==> flow/design.v <==
module top(
  input  logic         clk,
  input  logic         rst_n,
  input  logic [31:0]  a, b, c, d, e,  
  output logic [63:0]  y  
);
logic [63:0] mul1_reg, mul2_reg;    
logic [63:0] mul3_reg;             
logic [63:0] sum1_reg;             
logic [63:0] sum2_reg;             
logic [63:0] final_result_reg;    
always_ff @(posedge clk or negedge rst_n) begin
  if (!rst_n) begin
    mul1_reg <= '0;
    mul2_reg <= '0;
  end else begin
    mul1_reg <= a * b;    
    mul2_reg <= c * d;    
  end
end
always_ff @(posedge clk or negedge rst_n) begin
  if (!rst_n) begin
    mul3_reg <= '0;
  end else begin
    mul3_reg <= mul1_reg[31:0] * e;  
  end
end
always_ff @(posedge clk or negedge rst_n) begin
  if (!rst_n) begin
    sum1_reg <= '0;
  end else begin
    sum1_reg <= mul1_reg + mul2_reg;
  end
end
always_ff @(posedge clk or negedge rst_n) begin
  if (!rst_n) begin
    sum2_reg <= '0;
  end else begin
    sum2_reg <= sum1_reg + mul3_reg;
  end
end
always_ff @(posedge clk or negedge rst_n) begin
  if (!rst_n) begin
    final_result_reg <= '0;
  end else begin
    if (|a)  
      final_result_reg <= sum2_reg + sum1_reg;
    else
      final_result_reg <= sum2_reg - mul2_reg;
  end
end
(* IOB="TRUE" *)
always_ff @(posedge clk or negedge rst_n) begin
  if (!rst_n) begin
    y <= '0;
  end else begin
    y <= final_result_reg;
  end
end
endmodule
Lab notebook: top

[From RTL to reports: top]
Tool output for the design above before and after an edit, in the order of the flow.
"unedited" refers to lines of the RTL above, "edited" to lines of the edited file.
"change" is "edited" less "unedited", of the values as shown; "relative change" is that difference over "unedited", in percent.
Operators carry their Yosys type and port widths (W data, S select, Z words).
Cell names lack the library's common part.
The mark -- stands for no value.
Design
  top module: top
  clock port: clk
  standard-cell library: sky130hd
  library corner: tt_025C_1v80

[The edit]
The edit as a unified diff against the file above.
A script made this edit. It was not meant as an optimisation and need not keep what the design does.
begin of diff
@@ -2,5 +2,5 @@
   input  logic         clk,
   input  logic         rst_n,
-  input  logic [31:0]  a, b, c, d, e,  
+  input  logic [39:0]  a, b, c, d, e,  
   output logic [63:0]  y  
 );
end of diff

[Word-level counts]
Source: Yosys, flattened and elaborated, memories not mapped. Widths are those after wreduce; folded enables and synchronous resets count as part of the registers. Registers that Yosys merges into a memory's read port (data or address) are not register bits. Print and check cells do not count. Equal cells are merged and count once.
Bit counts
  register bits: unedited 448, edited 448, change 0, relative change 0.00%
  bits of input ports: unedited 162, edited 202, change +40, relative change +24.69%
  output and inout bits: unedited 64, edited 64, change 0, relative change 0.00%
  word-level cells: unedited 16, edited 16, change 0, relative change 0.00%
Operators by class
  add/subtract/negate cells: unedited 4, edited 4, change 0, relative change 0.00%
  $mul: unedited 3, edited 3, change 0, relative change 0.00%
  muxes and demuxes: unedited 1, edited 1, change 0, relative change 0.00%
  reductions and logical operators: unedited 1, edited 1, change 0, relative change 0.00%
Operators by type and width
  $mul A32 B32 Y64: unedited 3, edited 0, change -3, relative change -100.00%
  $mul A40 B40 Y64: unedited 0, edited 2, change +2
  $reduce_or A32 Y1: unedited 1, edited 0, change -1, relative change -100.00%
  $mul A32 B40 Y64: unedited 0, edited 1, change +1
  $reduce_or A40 Y1: unedited 0, edited 1, change +1
Operator kinds equal on both sides are left out: 3.

[Logic depth]
Longest topological path by Yosys (ltp), each cell counted once; first at word level (registers and memories cut), then after technology mapping (sequential cells cut; the memories' decode and read muxes count).
Logic depth
  depth in word-level cells: unedited 2, edited 2, change 0, relative change 0.00%
  ABC_AREA: unedited 0, edited 0
  gate-level depth with buffers: unedited 30, edited 32, change +2, relative change +6.67%

[After synthesis]
Yosys stat after the flow's synthesis: flattened, memories mapped to cells. It holds for the ABC_AREA given above (unset counts as 0); a run with the other value may have another netlist.
Synthesis totals
  cell count: unedited 13260, edited 16626, change +3366, relative change +25.38%
  mapped area (µm²): unedited 123128.1, edited 152049.6, change +28921.5, relative change +23.49%
  flip-flops: unedited 448, edited 448, change 0, relative change 0.00%
Cells by type
  nand2_1: unedited 1563, edited 2683, change +1120, relative change +71.66%
  inv_1: unedited 2668, edited 3747, change +1079, relative change +40.44%
  fa_1: unedited 2691, edited 3765, change +1074, relative change +39.91%
  clkbuf_1: unedited 702, edited 915, change +213, relative change +30.34%
  ha_1: unedited 979, edited 884, change -95, relative change -9.70%
  mux2_2: unedited 60, edited 1, change -59, relative change -98.33%
  xnor2_1: unedited 268, edited 326, change +58, relative change +21.64%
  and2_1: unedited 1807, edited 1851, change +44, relative change +2.43%
  o21ai_0: unedited 219, edited 261, change +42, relative change +19.18%
  nand4_1: unedited 90, edited 66, change -24, relative change -26.67%
  o21a_1: unedited 38, edited 57, change +19, relative change +50.00%
  a211oi_1: unedited 35, edited 20, change -15, relative change -42.86%
  nor2b_1: unedited 55, edited 41, change -14, relative change -25.45%
  a31oi_1: unedited 52, edited 38, change -14, relative change -26.92%
  a21oi_1: unedited 398, edited 386, change -12, relative change -3.02%
  nand2b_1: unedited 47, edited 35, change -12, relative change -25.53%
  or3_1: unedited 17, edited 28, change +11, relative change +64.71%
  nand3_1: unedited 82, edited 72, change -10, relative change -12.20%
Cell types equal on both sides are left out: 14.
Not every row of either side is listed.

[Worst setup path after synthesis]
OpenSTA on the mapped netlist: ideal clock, no wires. The path of least setup slack (recovery checks aside). Input and output delay are each 20% of the period. Register names are those of the netlist, which keeps one name where synthesis merged equal registers.
Timing post-synthesis
  path type: unedited input to register, edited input to register
  from: unedited input b[2], edited input a[28]
  to: unedited register mul1_reg[43], edited register mul1_reg[59]
  clock period (ps): unedited 11000, edited 11000, change 0, relative change 0.00%
  input delay (ps): unedited 2200, edited 2200, change 0, relative change 0.00%
  setup time (ps): unedited 80, edited 124, change +44
  arrival time (ps): unedited 9136, edited 9406, change +270, relative change +2.96%
  required time (ps): unedited 10920, edited 10876, change -44, relative change -0.40%
  path slack (ps): unedited 1784, edited 1470, change -314
  path delay (ps): unedited 7016, edited 7330, change +314, relative change +4.48%
  stages on the path: unedited 26, edited 29, change +3, relative change +11.54%
  period reached after synthesis (ps): unedited 9216, edited 9530, change +314, relative change +3.41%
"path delay" = arrival - input delay + setup time.
"stages on the path" counts driving pins, that of a launching flip-flop among them; a cell with two outputs on the path counts twice.
"period reached after synthesis" = period - worst setup slack (recovery checks aside). The figure is calculated, with input and output delays left at 20% of the set period.
Between the ends stands the longest chain of elaborated cells between them, by number of cells; it is not shown to be the way that was timed. Of several equally long chains one is given.
A line is the first line of the expression or statement that the cell stems from. Yosys adds cells for indexed reads and writes and turns some case tables into memories.
Between the ends, post-synthesis, unedited
  cells stage by stage: clkbuf_1 and2_1 fa_1 inv_1 fa_1 fa_1 fa_1 inv_1 fa_1 inv_1 fa_1 inv_1 fa_1 fa_1 ha_1 and2_1 and3_1 a211oi_1 o311a_1 o31a_1 o21ai_1 a221o_1 a221oi_1 o21ai_0 a21oi_1 xnor2_1
  cells in the longest elaborated chain: 1
Ends and longest elaborated chain, post-synthesis, unedited
  start: declaration: line 4  | input  logic [31:0]  a, b, c, d, e,
  $mul A32 B32 Y64: line 17  | mul1_reg <= a * b;
  end: assignment: line 14  | mul1_reg <= '0;
  end: assignment: line 17
  end: declaration: line 7  | logic [63:0] mul1_reg, mul2_reg;
Between the ends, post-synthesis, edited
  cells stage by stage: clkbuf_1 clkbuf_1 nand2_1 fa_1 inv_1 fa_1 fa_1 inv_1 fa_1 fa_1 inv_1 fa_1 fa_1 inv_1 fa_1 inv_1 ha_1 clkbuf_1 a21o_1 a21o_1 a21oi_1 o21a_1 o21ai_0 a221oi_1 o21ai_1 a221oi_1 or2_2 o21ai_0 xnor2_1
  cells in the longest elaborated chain: 1
Ends and longest elaborated chain, post-synthesis, edited
  start: declaration: line 4  | input  logic [39:0]  a, b, c, d, e,
  $mul A40 B40 Y64: line 17  | mul1_reg <= a * b;
  end: assignment: line 14  | mul1_reg <= '0;
  end: assignment: line 17
  end: declaration: line 7  | logic [63:0] mul1_reg, mul2_reg;

[Worst path after layout]
From the final timing report of each run of pair A: the path of least setup slack in the routed layout; clock arrival at registers is part of the times.
The path's times are printed in steps of 10 ps; the period is the one set.
Timing post-layout
  path type: unedited input to register, edited input to register
  from: unedited input d[6], edited input a[37]
  to: unedited register mul2_reg[63], edited register mul1_reg[61]
  clock period (ps): unedited 10200, edited 10200, change 0, relative change 0.00%
  input delay (ps): unedited 2040, edited 2040, change 0, relative change 0.00%
  setup time (ps): unedited 80, edited 70, change -10
  arrival time (ps): unedited 10130, edited 10260, change +130, relative change +1.28%
  required time (ps): unedited 10770, edited 10760, change -10, relative change -0.09%
  path slack (ps): unedited 640, edited 500, change -140
  stages on the path: unedited 25, edited 27, change +2, relative change +8.00%
Between the ends stands the longest chain of elaborated cells between them, by number of cells; it is not shown to be the way that was timed. Of several equally long chains one is given.
Between the ends, post-layout, unedited
  cells stage by stage: clkdlybuf4s50_1 and2_1 fa_1 fa_1 fa_1 inv_1 fa_1 inv_1 fa_1 inv_1 fa_1 inv_1 fa_1 fa_1 ha_1 a21oi_1 o21a_1 o31ai_1 a311o_1 a211o_1 a31oi_1 o21ai_1 or3b_2 a21oi_1 xnor2_1
  cells in the longest elaborated chain: 1
Ends and longest elaborated chain, post-layout, unedited
  start: declaration: line 4  | input  logic [31:0]  a, b, c, d, e,
  $mul A32 B32 Y64: line 18  | mul2_reg <= c * d;
  end: assignment: line 15  | mul2_reg <= '0;
  end: assignment: line 18
  end: declaration: line 7  | logic [63:0] mul1_reg, mul2_reg;
Between the ends, post-layout, edited
  cells stage by stage: clkdlybuf4s50_1 nand2_1 fa_1 inv_1 fa_1 fa_1 inv_1 fa_1 inv_1 fa_1 fa_1 fa_1 inv_1 fa_1 inv_1 ha_1 a21o_1 a21oi_1 a21o_1 a21boi_0 nand2_1 o21ai_1 a221oi_1 buf_4 or2_2 o31ai_1 xor2_1
  cells in the longest elaborated chain: 1
Ends and longest elaborated chain, post-layout, edited
  start: declaration: line 4  | input  logic [39:0]  a, b, c, d, e,
  $mul A40 B40 Y64: line 17  | mul1_reg <= a * b;
  end: assignment: line 14  | mul1_reg <= '0;
  end: assignment: line 17
  end: declaration: line 7  | logic [63:0] mul1_reg, mul2_reg;

[Layout results]
Runs of the flow (Yosys, OpenROAD) on both versions; the two runs of a pair have the same settings. The constraints put input and output delay at 20% of the set period each and load the outputs with 0.01 pF.
Settings, pair A
  CORE_UTILIZATION: 45
  period_ns: 10.2
  CAP_MARGIN: 20
  CORE_MARGIN: 2
  SLEW_MARGIN: 20
Measured results, pair A
  chip area after synthesis (Yosys) (µm²): unedited 123128.1, edited 152049.6, change +28921.5, relative change +23.49%
  overall die area (µm²): unedited 277819.0, edited 342553.0, change +64734.0, relative change +23.30%
  std-cell area (final layout) (µm²): unedited 133086.0, edited 165148.0, change +32062.0, relative change +24.09%
  utilization after routing (%): unedited 48.8, edited 49.1, change +0.3
  setup slack of the worst path (ps): unedited 636, edited 499, change -137
  final setup TNS (ps): unedited 0, edited 0, change 0
  worst hold slack in the final report (ps): unedited 329, edited 347, change +18
  period achieved (ps): unedited 9564, edited 9701, change +137, relative change +1.43%
Settings, pair B
  CORE_UTILIZATION: 32
  GPL_TIMING_DRIVEN: 1
  MAX_ROUTING_LAYER: met4
  PLACE_DENSITY: 0.68
  SETUP_SLACK_MARGIN: 2.24
  SLEW_MARGIN: 5
  TNS_END_PERCENT: 85
  period_ns: 13.6
  CAP_MARGIN: 20
  CORE_MARGIN: 2
Measured results, pair B
  chip area after synthesis (Yosys) (µm²): unedited 123128.1, edited 152049.6, change +28921.5, relative change +23.49%
  overall die area (µm²): unedited 389750.0, edited 480686.0, change +90936.0, relative change +23.33%
  std-cell area (final layout) (µm²): unedited 131949.0, edited 163290.0, change +31341.0, relative change +23.75%
  utilization after routing (%): unedited 34.5, edited 34.5, change 0.0
  setup slack of the worst path (ps): unedited 2512, edited 2562, change +50
  final setup TNS (ps): unedited 0, edited 0, change 0
  worst hold slack in the final report (ps): unedited 301, edited 313, change +12
  period achieved (ps): unedited 11088, edited 11038, change -50, relative change -0.45%
"period achieved" means the clock period less the worst setup slack. The figure is calculated, with input and output delays left at 20% of the set period.
